==> flow/design.v <==
module Controller(Vppg, Find_Setting, CLK, rst_n, DC_Comp, PGA_Gain, CLK_Filter, LED_IR, LED_RED, IR_ADC_Value, RED_ADC_Value, LED_Drive);
input 		CLK;							 
input 		rst_n;							 
input 		Find_Setting;					 
input[7:0] 	Vppg;							 
output reg 			LED_IR;					 
output reg 			LED_RED;				 
output reg			CLK_Filter;				 
output reg  [3:0] 	LED_Drive;				 
output reg  [3:0] 	PGA_Gain;				 
output reg  [6:0] 	DC_Comp;				 
output reg  [7:0]   IR_ADC_Value;			 
output reg  [7:0]   RED_ADC_Value;			 
parameter 		 MAX_RAND_VOLTAGE = 250;
parameter 		 MIN_RAND_VOLTAGE = 5;
parameter		 MITTEL_VOLTAGE   = 127;
localparam[2:0]  INITIAL 			    = 3'b001;  
localparam[2:0]  IDLE         		    = 3'b010;  
localparam[2:0]  FIND_SETTING			= 3'b000;
localparam[2:0]  SWEEP_DC_COMP  		= 3'b011;  
localparam[2:0]  INCREASE_PGA_GAIN      = 3'b100;  
localparam[2:0]  OSCILLATE   	     	= 3'b101;  
localparam[2:0]  FIRST_DC_COMP   		= 3'b110;  
reg [9:0]  	counter;						 
reg [3:0] 	gaintemp;						
reg [3:0] 	PGA_Gain_IR;					 
reg [3:0] 	PGA_Gain_RED;					 
reg [2:0]   currentState, nextState;		 
reg [7:0]   DC_left, DC_right, DC_Comp_temp;  
reg [6:0]   DC_Comp_IR;						 
reg [6:0]   DC_Comp_RED; 				     
reg [1:0]	red_on_flag; 					 
reg [9:0]   min_index;						 
reg [9:0]   max_index;						 
reg [7:0]  	temp_min;						 
reg [7:0]  	temp_max;						 
reg [3:0]   gaintemp_max;
reg [3:0]   gaintemp_min;
reg 		start;
always@(posedge CLK or negedge rst_n) begin
	if(~rst_n)begin
		currentState  <= INITIAL;	
	end
    else begin 
		currentState  <= nextState;
	end
end
always@(posedge CLK) begin
	if(counter == 999) begin
			counter <= 0;
		end
		else if(counter >= 0) begin
		counter <= counter + 1;
		end
	 case(currentState)
		INITIAL: begin  
			nextState          <= FIND_SETTING;
			counter		       <= 0;
			PGA_Gain_RED 	   <= 0;
			PGA_Gain_IR		   <= 0;
			DC_Comp_temp	   <= 0;
			DC_Comp_IR 	       <= 0;
			DC_Comp_RED        <= 0; 
			red_on_flag        <= 1;  
			temp_min		   <= 255;
			temp_max           <= 0;
			min_index		   <= 0;
			max_index 		   <= 0;
			LED_IR			   <= 0;
			LED_RED			   <= 1;
			PGA_Gain		   <= 4'd0;
			gaintemp  		   <= 15;
			LED_Drive 	       <= 8;
			CLK_Filter         <= 0;
			gaintemp_max       <= 0;
			gaintemp_min       <= 0;
			start <= 0;
			DC_Comp            <= 0;
			IR_ADC_Value       <= 0;
			RED_ADC_Value      <= 0;
		end
		FIND_SETTING: begin  
		if(Find_Setting) begin
			nextState <= IDLE;
			end
		end
		IDLE: begin  
			DC_left	  <= 0;
			DC_right  <= MITTEL_VOLTAGE; 
            case(red_on_flag)   
                0: begin   
					nextState <= FIRST_DC_COMP;
		   		    LED_IR    <= 1;
		            LED_RED   <= 0;
                    DC_Comp   <= 0;
					temp_min  <= 255;
					temp_max  <= 0;
				end
				1: begin   
					nextState <= FIRST_DC_COMP;
		   			LED_IR    <= 0;
		   		    LED_RED   <= 1;
                    DC_Comp   <= 0; 	
					temp_min  <= 255;
					temp_max  <= 0;
				end 
				2: begin   
					if (Vppg < temp_min && LED_RED == 1) begin
		 				temp_min  <= Vppg;
		 				min_index <= counter;  
		 				nextState <= IDLE;
					end
					if (Vppg > temp_max && LED_RED == 1) begin
		 				temp_max  <= Vppg;
		 				max_index <= counter;  
						nextState <= IDLE;
					end
					if (counter == 999 && LED_RED == 1)begin  
						nextState <= SWEEP_DC_COMP;  
					end	
					if(LED_IR == 1) begin
						nextState <= SWEEP_DC_COMP;
					end				    
				end
                default:;
            endcase
		end 
		FIRST_DC_COMP:begin	 
			if ((DC_right - DC_left) > 1)begin 
				if(Vppg < MITTEL_VOLTAGE)begin
					DC_right 	    <= 	DC_Comp;
					DC_Comp_temp	<=  DC_Comp + DC_left;
					DC_Comp  		<=  DC_Comp_temp >>1;
				end else if(Vppg > MITTEL_VOLTAGE)begin
					DC_left 	    <=	DC_Comp;
					DC_Comp_temp 	<=  DC_Comp + DC_right;
					DC_Comp 	    <=  DC_Comp_temp >> 1;
				end else begin
					DC_left			<=	DC_Comp;
					DC_right		<=	DC_Comp;
				end	
			end else begin
				red_on_flag     	<=	 2;
				nextState			<= 	IDLE;					
			end
	    end
		SWEEP_DC_COMP: begin   
				if (counter < (((min_index +max_index) >> 1) + 7) && counter >= (((min_index + max_index) >> 1) - 7))begin 
					if(Vppg < MITTEL_VOLTAGE)begin
						DC_right 	    <= 	DC_Comp;
						DC_Comp_temp	<=  DC_Comp + DC_left;
						DC_Comp  		<=  DC_Comp_temp >>1;
					end else if(Vppg > MITTEL_VOLTAGE)begin
						DC_left 	    <=	DC_Comp;
						DC_Comp_temp    <=  DC_Comp + DC_right;
						DC_Comp 	    <=  DC_Comp_temp >> 1;
					end else begin
						DC_left			<=	DC_Comp;
						DC_right		<=	DC_Comp;
						nextState 		<= INCREASE_PGA_GAIN;
					end	
				end else if (counter >= (((min_index +max_index) >> 1) + 7)) begin 
					nextState	    <= INCREASE_PGA_GAIN;
				end         
		end
		INCREASE_PGA_GAIN: begin  
			if((counter >= max_index) && counter <= (max_index + 4'd15)) begin  
				if(Vppg < MAX_RAND_VOLTAGE) begin
					PGA_Gain <= PGA_Gain + 4'd1;
				end
				else begin
					gaintemp_max <= PGA_Gain;   
				end
				if(counter == (max_index + 4'd15)) begin   
					PGA_Gain <= 4'd0;
					start <= 1;
				end
			end
			if(start) begin
				start <= 0;
				if(2000 < gaintemp_max) begin
					red_on_flag    <= 0 ;
					counter    	   <= 0;  
					if(LED_IR) begin					 
						DC_Comp_IR    <= DC_Comp;		 
						PGA_Gain_IR   <= gaintemp_min; 	 
						nextState     <= OSCILLATE;
						PGA_Gain      <= 4'd0;  
						gaintemp      <= 15;
						gaintemp_max  <= 0;
						gaintemp_min  <= 0;
					end
					if(LED_RED) begin
						DC_Comp_RED   <= DC_Comp;		 
						PGA_Gain_RED  <= gaintemp_min;   
						nextState  	  <= IDLE; 			 
						PGA_Gain   	  <= 4'd0; 			 
						gaintemp      <= 15;
						gaintemp_max  <= 0;
						gaintemp_min  <= 0;
						LED_RED	      <= 0;
						LED_IR	      <= 1;
					end
				end
				else begin	
					red_on_flag 	  <= 0 ;
					counter    	      <= 0;  
					if(LED_IR) begin
						DC_Comp_IR    <= DC_Comp;		     
						PGA_Gain_IR   <= gaintemp_max; 		 
						nextState     <= OSCILLATE;			 
						PGA_Gain      <= 4'd0;  
						gaintemp      <= 15;
						gaintemp_max  <= 0;
						gaintemp_min  <= 0;
						LED_RED	      <= 1;
						LED_IR	      <= 0;
					end
					if(LED_RED) begin
						DC_Comp_RED   <= DC_Comp;			 
						PGA_Gain_RED  <= gaintemp_max;		 
						nextState     <= IDLE; 				 
						PGA_Gain      <= 4'd0; 				 
						gaintemp      <= 15;
						gaintemp_max  <= 0;
						gaintemp_min  <= 0;
						LED_RED	  	  <= 0;
						LED_IR	      <= 1;
					end
				end
			end
		end 
		OSCILLATE: begin  
			CLK_Filter <=~CLK_Filter;  
			if(counter == 9) begin	  
				LED_RED <= ~LED_RED; 
				LED_IR  <= ~LED_IR;
				counter <= 0;  
				if(LED_IR) begin
					DC_Comp  	  <= DC_Comp_RED;
					PGA_Gain 	  <= PGA_Gain_RED;
					IR_ADC_Value  <= Vppg;  
				end
				if(LED_RED) begin
					DC_Comp 	  <= DC_Comp_IR;
					PGA_Gain 	  <= PGA_Gain_IR;
					RED_ADC_Value <= Vppg;  
				end
			end	
		end
		default: nextState <= IDLE;
	endcase
end
endmodule
module FIR_Filter(
    input wire CLK,                  
    input wire CLK_Filter,           
    input wire [7:0] input_data,     
    input wire rst_n,                
    output reg [19:0] output_data    
);
parameter NUM_SHI_REGS = 22;	 
parameter NUM_ADD_REGS = 11;     
reg     [7:0]   shift_regs   [NUM_SHI_REGS-1:0];   
reg     [8:0]   add_regs     [NUM_ADD_REGS-1:0];   
reg 	[16:0]  order[NUM_ADD_REGS-1:0];  
wire    [7:0]   COEFFICIENTS [NUM_ADD_REGS-1:0];   
assign COEFFICIENTS[0]  =    8'd2;
assign COEFFICIENTS[1]  =    8'd10;
assign COEFFICIENTS[2]  =    8'd16;
assign COEFFICIENTS[3]  =    8'd28;
assign COEFFICIENTS[4]  =    8'd43;
assign COEFFICIENTS[5]  =    8'd60;
assign COEFFICIENTS[6]  =    8'd78;
assign COEFFICIENTS[7]  =    8'd95;
assign COEFFICIENTS[8]  =    8'd111;
assign COEFFICIENTS[9]  =    8'd122;
assign COEFFICIENTS[10] =    8'd128;
always @(posedge CLK or negedge rst_n) begin
    if (!rst_n) begin
        shift_regs[0]  <= 8'b0;
        shift_regs[1]  <= 8'b0;
        shift_regs[2]  <= 8'b0;
        shift_regs[3]  <= 8'b0;
        shift_regs[4]  <= 8'b0;
        shift_regs[5]  <= 8'b0;
        shift_regs[6]  <= 8'b0;
        shift_regs[7]  <= 8'b0;
        shift_regs[8]  <= 8'b0;
        shift_regs[9]  <= 8'b0;
        shift_regs[10] <= 8'b0;
        shift_regs[11] <= 8'b0;
        shift_regs[12] <= 8'b0;
        shift_regs[13] <= 8'b0;
        shift_regs[14] <= 8'b0;
        shift_regs[15] <= 8'b0;
        shift_regs[16] <= 8'b0;
        shift_regs[17] <= 8'b0;
        shift_regs[18] <= 8'b0;
        shift_regs[19] <= 8'b0;
        shift_regs[20] <= 8'b0;
        shift_regs[21] <= 8'b0;
        add_regs[0]  <= 9'b0;
        add_regs[1]  <= 9'b0;
        add_regs[2]  <= 9'b0;
        add_regs[3]  <= 9'b0;
        add_regs[4]  <= 9'b0;
        add_regs[5]  <= 9'b0;
        add_regs[6]  <= 9'b0;
        add_regs[7]  <= 9'b0;
        add_regs[8]  <= 9'b0;
        add_regs[9]  <= 9'b0;
        add_regs[10] <= 9'b0;
        order[0]  <= 17'b0;
        order[1]  <= 17'b0;
        order[2]  <= 17'b0;
        order[3]  <= 17'b0;
        order[4]  <= 17'b0;
        order[5]  <= 17'b0;
        order[6]  <= 17'b0;
        order[7]  <= 17'b0;
        order[8]  <= 17'b0;
        order[9]  <= 17'b0;
        order[10] <= 17'b0;
        output_data <= 20'd0;
    end else if (CLK_Filter) begin
        shift_regs[0]  <= input_data;
        shift_regs[1]  <= shift_regs[0];
        shift_regs[2]  <= shift_regs[1];
        shift_regs[3]  <= shift_regs[2];
        shift_regs[4]  <= shift_regs[3];
        shift_regs[5]  <= shift_regs[4];
        shift_regs[6]  <= shift_regs[5];
        shift_regs[7]  <= shift_regs[6];
        shift_regs[8]  <= shift_regs[7];
        shift_regs[9]  <= shift_regs[8];
        shift_regs[10] <= shift_regs[9];
        shift_regs[11] <= shift_regs[10];
        shift_regs[12] <= shift_regs[11];
        shift_regs[13] <= shift_regs[12];
        shift_regs[14] <= shift_regs[13];
        shift_regs[15] <= shift_regs[14];
        shift_regs[16] <= shift_regs[15];
        shift_regs[17] <= shift_regs[16];
        shift_regs[18] <= shift_regs[17];
        shift_regs[19] <= shift_regs[18];
        shift_regs[20] <= shift_regs[19];
        shift_regs[21] <= shift_regs[20];
        add_regs[0]     <= shift_regs[0] + shift_regs[21];
        add_regs[1]     <= shift_regs[1] + shift_regs[20];
        add_regs[2]     <= shift_regs[2] + shift_regs[19];
        add_regs[3]     <= shift_regs[3] + shift_regs[18];
        add_regs[4]     <= shift_regs[4] + shift_regs[17];
        add_regs[5]     <= shift_regs[5] + shift_regs[16];
        add_regs[6]     <= shift_regs[6] + shift_regs[15];
        add_regs[7]     <= shift_regs[7] + shift_regs[14];
        add_regs[8]     <= shift_regs[8] + shift_regs[13];
        add_regs[9]     <= shift_regs[9] + shift_regs[12];
        add_regs[10]    <= shift_regs[10] + shift_regs[11];
        order[0]    <= COEFFICIENTS[0] * add_regs[0];
        order[1]    <= COEFFICIENTS[1] * add_regs[1];
        order[2]    <= COEFFICIENTS[2] * add_regs[2];
        order[3]    <= COEFFICIENTS[3] * add_regs[3];
        order[4]    <= COEFFICIENTS[4] * add_regs[4];
        order[5]    <= COEFFICIENTS[5] * add_regs[5];
        order[6]    <= COEFFICIENTS[6] * add_regs[6];
        order[7]    <= COEFFICIENTS[7] * add_regs[7];
        order[8]    <= COEFFICIENTS[8] * add_regs[8];
        order[9]    <= COEFFICIENTS[9] * add_regs[9];
        order[10]   <= COEFFICIENTS[10] * add_regs[10];
	    output_data <=   order[0] + order[1] + order[2] + order[3] 
                       + order[4] + order[5] + order[6] + order[7] 
                       + order[8] + order[9] + order[10];
    end
end
endmodule
module Controller_FIR (
	input	[7:0] 	VPPG,             
	input 		  	Find_Setting,     
	input 		  	CLK,              
	input 		  	rst_n,            
	output 	[6:0] 	DC_Comp,          
	output 	[3:0] 	pga_Gain,         
	output 		  	LED_IR,           
	output 		  	LED_RED,          
	output  [19:0] 	Out_RED_Filtered, 
	output  [19:0] 	Out_IR_Filtered,  
	output  [3:0] 	LED_Drive         
);
	wire [7:0] IR_ADC_Value, RED_ADC_Value;
	wire 	   CLK_Filter;
	reg        CLK_Filter_q;    
	wire       Filter_En;       
	always @(posedge CLK or negedge rst_n) begin
		if (!rst_n) CLK_Filter_q <= 1'b0;
		else        CLK_Filter_q <= CLK_Filter;
	end
	assign Filter_En = CLK_Filter & ~CLK_Filter_q;
    Controller ct(  .Vppg(VPPG), 
                    .Find_Setting(Find_Setting), 
                    .CLK(CLK), 
                    .rst_n(rst_n), 
                    .DC_Comp(DC_Comp), 
                    .PGA_Gain(pga_Gain), 
                    .CLK_Filter(CLK_Filter), 
                    .LED_IR(LED_IR), 
                    .LED_RED(LED_RED),
                    .IR_ADC_Value(IR_ADC_Value), 
                    .RED_ADC_Value(RED_ADC_Value), 
                    .LED_Drive(LED_Drive)); 
	FIR_Filter red( .CLK(CLK),
                    .CLK_Filter(Filter_En), 
                    .input_data(RED_ADC_Value),
                    .rst_n(rst_n),  
                    .output_data(Out_RED_Filtered));
	FIR_Filter ir(  .CLK(CLK),
                    .CLK_Filter(Filter_En), 
                    .input_data(IR_ADC_Value),
                    .rst_n(rst_n),  
                    .output_data(Out_IR_Filtered));
endmodule
Reports on Controller_FIR
The steps from the RTL of Controller_FIR to its reports follow in flow order.
Line numbers count from 1 in the design file above.
Operators: Yosys type, input widths -> output width; for muxes data width and select width s.
{"block": "inputs", "design": "Controller_FIR", "clock_port": "CLK", "cell_library": "sky130hd", "pvt_corner": "tt_025C_1v80"}

Word-level counts
Counts by Yosys on the flattened word-level netlist (proc, flatten, opt, wreduce). Print and check cells are left out. Cells with the same type and inputs are merged into one.
{"block": "word_totals", "reg_bits": 1042, "input_bits": 11, "out_inout_bits": 57, "wordCells": 395}
{"block": "classes", "addsub": 51, "multipliers": 16, "cmp": 13, "n_eq": 38, "n_mux": 119, "n_logic": 6, "reduce_logical": 36}
{"block": "op_table", "operator": "$mul 6x9->15 const A", "count": 6}
{"block": "op_table", "operator": "$mul 7x9->16 const A", "count": 4}
{"block": "op_table", "operator": "$add 20x17->20", "count": 14}
{"block": "op_table", "operator": "$add 8x8->9", "count": 22}
{"block": "op_table", "operator": "$mul 3x9->12 const A", "count": 4}
{"block": "op_table", "operator": "$mux 8", "count": 17}
{"block": "op_table", "operator": "$mul 4x9->13 const A", "count": 2}
{"block": "op_table", "operator": "$mux 4", "count": 25}
{"block": "op_table", "operator": "$pmux 8 s2", "count": 6}
{"block": "op_table", "operator": "$mux 7", "count": 12}
{"block": "op_table", "operator": "$mux 10", "count": 8}
{"block": "op_table", "operator": "$pmux 8 s3", "count": 3}
{"block": "op_table", "operator": "$ge 10x32->1", "count": 2}
{"block": "op_table", "operator": "$reduce_and 3->1", "count": 15}
{"block": "op_table", "operator": "$add 20x13->20", "count": 2}
{"block": "op_table", "operator": "$add 20x16->20", "count": 2}
{"block": "op_table", "operator": "$pmux 10 s2", "count": 2}
{"block": "op_table", "operator": "$mux 3", "count": 13}
{"block": "op_table", "operator": "$add 10x17->18", "count": 2}
{"block": "op_table", "operator": "$pmux 7 s5", "count": 1}
{"block": "op_table", "operator": "$lt 10x32->1", "count": 1}
{"block": "op_table", "operator": "$add 31x3->32 const B", "count": 1}
{"block": "op_table", "operator": "$sub 31x3->32 const B", "count": 1}
{"block": "op_table", "operator": "$gt 32x1->1 const B", "count": 1}
{"block": "op_table", "operator": "$pmux 4 s2", "count": 4}
{"block": "op_table", "operator": "$pmux 10 s3", "count": 1}
{"block": "op_table", "operator": "$pmux 7 s2", "count": 2}
{"block": "op_table", "operator": "$ne 2x1->1 const B", "count": 11}
Not listed: further kinds 51, cells in them 95.

Logic depth
Depth = most cells in a row (Yosys ltp): at word level without a register or memory, in the mapped netlist without a sequential cell, where the memories' decode and read muxes count.
{"block": "depth", "word_depth": 10, "abc_area": 0, "mapped_depth": 29, "mapped_depth_nobuf": 29}

Netlist
The flow's flattened synthesis, as Yosys stat reports it; memories are mapped. The netlist is that of the ABC_AREA named above (0 if unset); the other value can give another one.
Totals and module areas in this step are rounded.
{"block": "synth_totals", "mapped_cells": 7056, "yosys_area_um2": 67900, "seqArea_um2": 25800, "ffs": 1008, "buf_cells": 224}
{"block": "types", "cell_type": "sky130_fd_sc_hd__dfrtp_1", "count": 875, "area_total_um2": 21896}
{"block": "types", "cell_type": "sky130_fd_sc_hd__fa_1", "count": 472, "area_total_um2": 9.45E+03}
{"block": "types", "cell_type": "sky130_fd_sc_hd__ha_1", "count": 751, "area_total_um2": 9.4E+03}
{"block": "types", "cell_type": "sky130_fd_sc_hd__nand2_1", "count": 1837, "area_total_um2": 6.9E+03}
{"block": "types", "cell_type": "sky130_fd_sc_hd__edfxtp_1", "count": 119, "area_total_um2": 3.57E+03}
{"block": "types", "cell_type": "sky130_fd_sc_hd__inv_1", "count": 808, "area_total_um2": 3.03E+03}
{"block": "types", "cell_type": "sky130_fd_sc_hd__o21ai_0", "count": 494, "area_total_um2": 2.47E+03}
{"block": "types", "cell_type": "sky130_fd_sc_hd__xnor2_1", "count": 243, "area_total_um2": 2.13E+03}
{"block": "types", "cell_type": "sky130_fd_sc_hd__a21oi_1", "count": 316, "area_total_um2": 1.58E+03}
{"block": "types", "cell_type": "sky130_fd_sc_hd__o21bai_1", "count": 149, "area_total_um2": 1.12E+03}
{"block": "types", "cell_type": "sky130_fd_sc_hd__xor2_1", "count": 118, "area_total_um2": 1.03E+03}
{"block": "types", "cell_type": "sky130_fd_sc_hd__clkbuf_1", "count": 210, "area_total_um2": 788.256}
{"block": "types", "cell_type": "sky130_fd_sc_hd__a21o_1", "count": 103, "area_total_um2": 773.242}
{"block": "types", "cell_type": "sky130_fd_sc_hd__nor2_1", "count": 117, "area_total_um2": 439.171}
{"block": "types", "cell_type": "sky130_fd_sc_hd__mux2i_1", "count": 27, "area_total_um2": 270.259}
{"block": "types", "cell_type": "sky130_fd_sc_hd__dfxtp_1", "count": 13, "area_total_um2": 260.25}
{"block": "types", "cell_type": "sky130_fd_sc_hd__and3_1", "count": 41, "area_total_um2": 256.496}
{"block": "types", "cell_type": "sky130_fd_sc_hd__nand2b_1", "count": 36, "area_total_um2": 225.216}
Other cell types: 60; their cells: 327.
The figures by module come from a second, unflattened synthesis with its own total; it is not the netlist above.
{"block": "unflattened", "hier_cells": 6519, "hier_area_um2": 70900}
Each row is one instance without its submodules.
{"block": "by_module", "module": "FIR_Filter", "n_inst": 2, "cells": 2831, "area_um2": 31100, "seq_area_um2": 10900}
{"block": "by_module", "module": "Controller", "n_inst": 1, "cells": 855, "area_um2": 8790, "seq_area_um2": 3910}
{"block": "by_module", "module": "Controller_FIR", "n_inst": 1, "cells": 2, "area_um2": 38.8, "seq_area_um2": 25.0}

Path before layout
Path of least setup slack by OpenSTA after synthesis, without wires, with an ideal clock, recovery checks aside; 20% of the period is set as input and as output delay. Where synthesis merged equal registers, the netlist keeps one of their names.
{"block": "synth_timing", "kind": "reg2reg", "from": "register red.order[1][1]", "to": "register red.output_data[18]", "period_ns": 10.0, "setup_time_ns": 0.133, "launch_ns": 0.000, "t_arrival_ns": 6.172, "required_ns": 9.867, "setup_slack_ns": 3.695, "delay_ns": 6.305, "driving_pins": 28, "n_path_buf": 0, "period_less_setup_slack_ns": 6.305}
"delay_ns" is the arrival time less input delay plus setup time.
"driving_pins": output pins that drive a net of the path, with the launching flip-flop's if there is one; two outputs of one cell count as two.
"period_less_setup_slack_ns" = period - worst setup slack (recovery checks aside). The figure is calculated, with input and output delays left at 20% of the set period.
Between the ends stands the longest chain of elaborated cells between them, by number of cells; it is not shown to be the way that was timed. Of several equally long chains one is given.
A line is the first line of the expression or statement that the cell stems from. Yosys adds cells for indexed reads and writes and turns some case tables into memories.
{"block": "synth_between", "cell_sequence": "sky130_fd_sc_hd__dfrtp_1 -> sky130_fd_sc_hd__ha_1 -> sky130_fd_sc_hd__fa_1 -> sky130_fd_sc_hd__a21oi_1 -> sky130_fd_sc_hd__nor2_1 -> sky130_fd_sc_hd__nor2_1 -> sky130_fd_sc_hd__o21bai_1 -> sky130_fd_sc_hd__a21oi_1 -> sky130_fd_sc_hd__nor2b_1 -> sky130_fd_sc_hd__o21ai_0 -> sky130_fd_sc_hd__nor2b_1 -> sky130_fd_sc_hd__xnor2_1 -> sky130_fd_sc_hd__fa_1 -> sky130_fd_sc_hd__inv_1 -> sky130_fd_sc_hd__fa_1 -> sky130_fd_sc_hd__fa_1 -> sky130_fd_sc_hd__inv_1 -> sky130_fd_sc_hd__fa_1 -> sky130_fd_sc_hd__fa_1 -> sky130_fd_sc_hd__ha_1 -> sky130_fd_sc_hd__nand2_1 -> sky130_fd_sc_hd__o21ai_0 -> sky130_fd_sc_hd__o41ai_1 -> sky130_fd_sc_hd__o21a_1 -> sky130_fd_sc_hd__a21oi_1 -> sky130_fd_sc_hd__a21oi_1 -> sky130_fd_sc_hd__xor2_1 -> sky130_fd_sc_hd__o21ai_0", "elab_chain_len": 10, "cone_cells": 10, "lines_between": 1, "cone_classes": "add/sub (10)"}
{"block": "synth_lines", "element": "from (decl)", "line": 266, "source": "reg [16:0] order[NUM_ADD_REGS-1:0];"}
{"block": "synth_lines", "element": "from (assign)", "line": 315, "source": "order[1]  <= 17'b0;"}
{"block": "synth_lines", "element": "from (assign)", "line": 361, "source": "order[1]    <= COEFFICIENTS[1] * add_regs[1];"}
{"block": "synth_lines", "element": "$add 10x17->18", "line": 371, "source": "output_data <= order[0] + order[1] + order[2] + order[3]"}
{"block": "synth_lines", "element": "$add 20x13->20", "line": 371}
{"block": "synth_lines", "element": "$add 20x17->20 (7 in a row)", "line": 371}
{"block": "synth_lines", "element": "$add 20x16->20", "line": 371}
{"block": "synth_lines", "element": "to (assign)", "line": 325, "source": "output_data <= 20'd0;"}
{"block": "synth_lines", "element": "to (assign)", "line": 371}
{"block": "synth_lines", "element": "to (decl)", "line": 260, "source": "output reg [19:0] output_data"}

Timing after layout
Path of least setup slack in the final report of flow run A (OpenROAD, finished layout, wires in). Where an end is a register, its clock arrival counts in the times.
{"block": "layout_timing", "kind": "reg2reg", "from": "register ir.order[1][1]", "to": "register ir.output_data[19]", "period_ns": 10.6, "setup_time_ns": 0.14, "launch_ns": 0.87, "t_arrival_ns": 8.86, "required_ns": 11.32, "setup_slack_ns": 2.46, "driving_pins": 30, "n_path_buf": 0}
Between the ends stands the longest chain of elaborated cells between them, by number of cells; it is not shown to be the way that was timed. Of several equally long chains one is given.
{"block": "layout_between", "cell_sequence": "sky130_fd_sc_hd__dfrtp_1 -> sky130_fd_sc_hd__ha_1 -> sky130_fd_sc_hd__fa_1 -> sky130_fd_sc_hd__a21oi_1 -> sky130_fd_sc_hd__nor2_1 -> sky130_fd_sc_hd__nor2_1 -> sky130_fd_sc_hd__o21bai_1 -> sky130_fd_sc_hd__a21oi_1 -> sky130_fd_sc_hd__nor2b_1 -> sky130_fd_sc_hd__o21ai_0 -> sky130_fd_sc_hd__nor2b_1 -> sky130_fd_sc_hd__xnor2_1 -> sky130_fd_sc_hd__fa_1 -> sky130_fd_sc_hd__inv_1 -> sky130_fd_sc_hd__fa_1 -> sky130_fd_sc_hd__fa_1 -> sky130_fd_sc_hd__inv_1 -> sky130_fd_sc_hd__fa_1 -> sky130_fd_sc_hd__inv_1 -> sky130_fd_sc_hd__fa_1 -> sky130_fd_sc_hd__inv_1 -> sky130_fd_sc_hd__ha_1 -> sky130_fd_sc_hd__inv_1 -> sky130_fd_sc_hd__o21bai_1 -> sky130_fd_sc_hd__a31oi_1 -> sky130_fd_sc_hd__o21ai_0 -> sky130_fd_sc_hd__nor4_1 -> sky130_fd_sc_hd__nor3_1 -> sky130_fd_sc_hd__a21oi_1 -> sky130_fd_sc_hd__o31ai_1", "elab_chain_len": 10, "cone_cells": 10, "lines_between": 1, "cone_classes": "add/sub (10)"}
{"block": "layout_lines", "element": "from (decl)", "line": 266, "source": "reg [16:0] order[NUM_ADD_REGS-1:0];"}
{"block": "layout_lines", "element": "from (assign)", "line": 315, "source": "order[1]  <= 17'b0;"}
{"block": "layout_lines", "element": "from (assign)", "line": 361, "source": "order[1]    <= COEFFICIENTS[1] * add_regs[1];"}
{"block": "layout_lines", "element": "$add 10x17->18", "line": 371, "source": "output_data <= order[0] + order[1] + order[2] + order[3]"}
{"block": "layout_lines", "element": "$add 20x13->20", "line": 371}
{"block": "layout_lines", "element": "$add 20x17->20 (7 in a row)", "line": 371}
{"block": "layout_lines", "element": "$add 20x16->20", "line": 371}
{"block": "layout_lines", "element": "to (assign)", "line": 325, "source": "output_data <= 20'd0;"}
{"block": "layout_lines", "element": "to (assign)", "line": 371}
{"block": "layout_lines", "element": "to (decl)", "line": 260, "source": "output reg [19:0] output_data"}

Hand-over note for Controller_FIR

2 stored runs of Controller_FIR in the flow (synthesis by Yosys, layout by OpenROAD, sky130hd cells), in arbitrary order. Constraints: input delay and output delay 20% of the set period each, output load 0.01 pF.
"achieved_clock_period_ns": clock period set for the run, less the worst setup slack. It is reckoned from that one timing run; input and output delays stay at 20% of the period that was set.
By "worst_path_allowed_less_slack_ns" is meant the share of the clock period that the worst setup path is allowed (20% is reserved at inputs, 20% at outputs), minus its slack. Clock arrival times at its registers enter into it.
The results are shown rounded.

Flow run A
==> flow/run.sh <==
#!/bin/bash
# the make line also repeats the synthesis and layout settings of config.mk as NAME=value (left out here)
make -C /OpenROAD-flow-scripts/flow DESIGN_CONFIG=/design/flow/config.mk WORK_HOME=/design/flow/orfs CLKGATE_MAP_FILE= finish
==> flow/config.mk <==
export PLATFORM = sky130hd
export DESIGN_NAME = Controller_FIR
export DESIGN_NICKNAME = Controller_FIR
export VERILOG_FILES = /design/flow/design.v
export SDC_FILE = /design/flow/constraint.sdc
export NUM_CORES = 4
export LEC_CHECK = 0
export ABC_AREA = 0
export CAP_MARGIN = 30
export CELL_PAD_IN_SITES_DETAIL_PLACEMENT = 2
export CELL_PAD_IN_SITES_GLOBAL_PLACEMENT = 3
export CORE_MARGIN = 5
export CORE_UTILIZATION = 47
export CTS_CLUSTER_DIAMETER = 36
export PLACE_DENSITY_LB_ADDON = 0.24
export SETUP_SLACK_MARGIN = 1.72
export SLEW_MARGIN = 20
export TNS_END_PERCENT = 50
==> flow/constraint.sdc <==
create_clock -name core_clock -period 10.6 [get_ports {CLK}]
set_input_delay 2.1200 -clock core_clock [delete_from_list [all_inputs] [get_ports {CLK}]]
set_output_delay 2.1200 -clock core_clock [all_outputs]
set_load 0.01 [all_outputs]

==> results of flow run A, as JSON <==
{
  "timing.setup.tns_ns": 0.000,
  "ws_setup_ns": 2.46,
  "timing.hold.ws_ns": 0.384,
  "finish.stdcell_area_um2": 78200,
  "synth_area_um2": 67900,
  "total_die_area_um2": 152000,
  "utilization_frac": 0.545,
  "worst_path_allowed_less_slack_ns": 8.14,
  "timing.worst_path_kind": "reg2reg",
  "achieved_clock_period_ns": 8.139
}

Flow run B
==> flow/run.sh <==
#!/bin/bash
# the make line also repeats the synthesis and layout settings of config.mk as NAME=value (left out here)
make -C /OpenROAD-flow-scripts/flow DESIGN_CONFIG=/design/flow/config.mk WORK_HOME=/design/flow/orfs CLKGATE_MAP_FILE= finish
==> flow/config.mk <==
export PLATFORM = sky130hd
export DESIGN_NAME = Controller_FIR
export DESIGN_NICKNAME = Controller_FIR
export VERILOG_FILES = /design/flow/design.v
export SDC_FILE = /design/flow/constraint.sdc
export NUM_CORES = 4
export LEC_CHECK = 0
export CAP_MARGIN = 10
export CELL_PAD_IN_SITES_DETAIL_PLACEMENT = 1
export CORE_ASPECT_RATIO = 1.14
export CORE_MARGIN = 7
export CORE_UTILIZATION = 24
export CTS_CLUSTER_DIAMETER = 161
export CTS_CLUSTER_SIZE = 22
export GPL_ROUTABILITY_DRIVEN = 0
export HOLD_SLACK_MARGIN = 0.07
export MIN_ROUTING_LAYER = met2
export PLACE_DENSITY_LB_ADDON = 0.17
export SLEW_MARGIN = 40
export TNS_END_PERCENT = 85
==> flow/constraint.sdc <==
create_clock -name core_clock -period 10.0 [get_ports {CLK}]
set_input_delay 2.0000 -clock core_clock [delete_from_list [all_inputs] [get_ports {CLK}]]
set_output_delay 2.0000 -clock core_clock [all_outputs]
set_load 0.01 [all_outputs]

==> results of flow run B, as JSON <==
{
  "timing.setup.tns_ns": 0.000,
  "ws_setup_ns": 2.99,
  "timing.hold.ws_ns": 0.358,
  "finish.stdcell_area_um2": 74700,
  "synth_area_um2": 67900,
  "total_die_area_um2": 298000,
  "utilization_frac": 0.265,
  "worst_path_allowed_less_slack_ns": 7.01,
  "timing.worst_path_kind": "reg2reg",
  "achieved_clock_period_ns": 7.012
}

End of note.
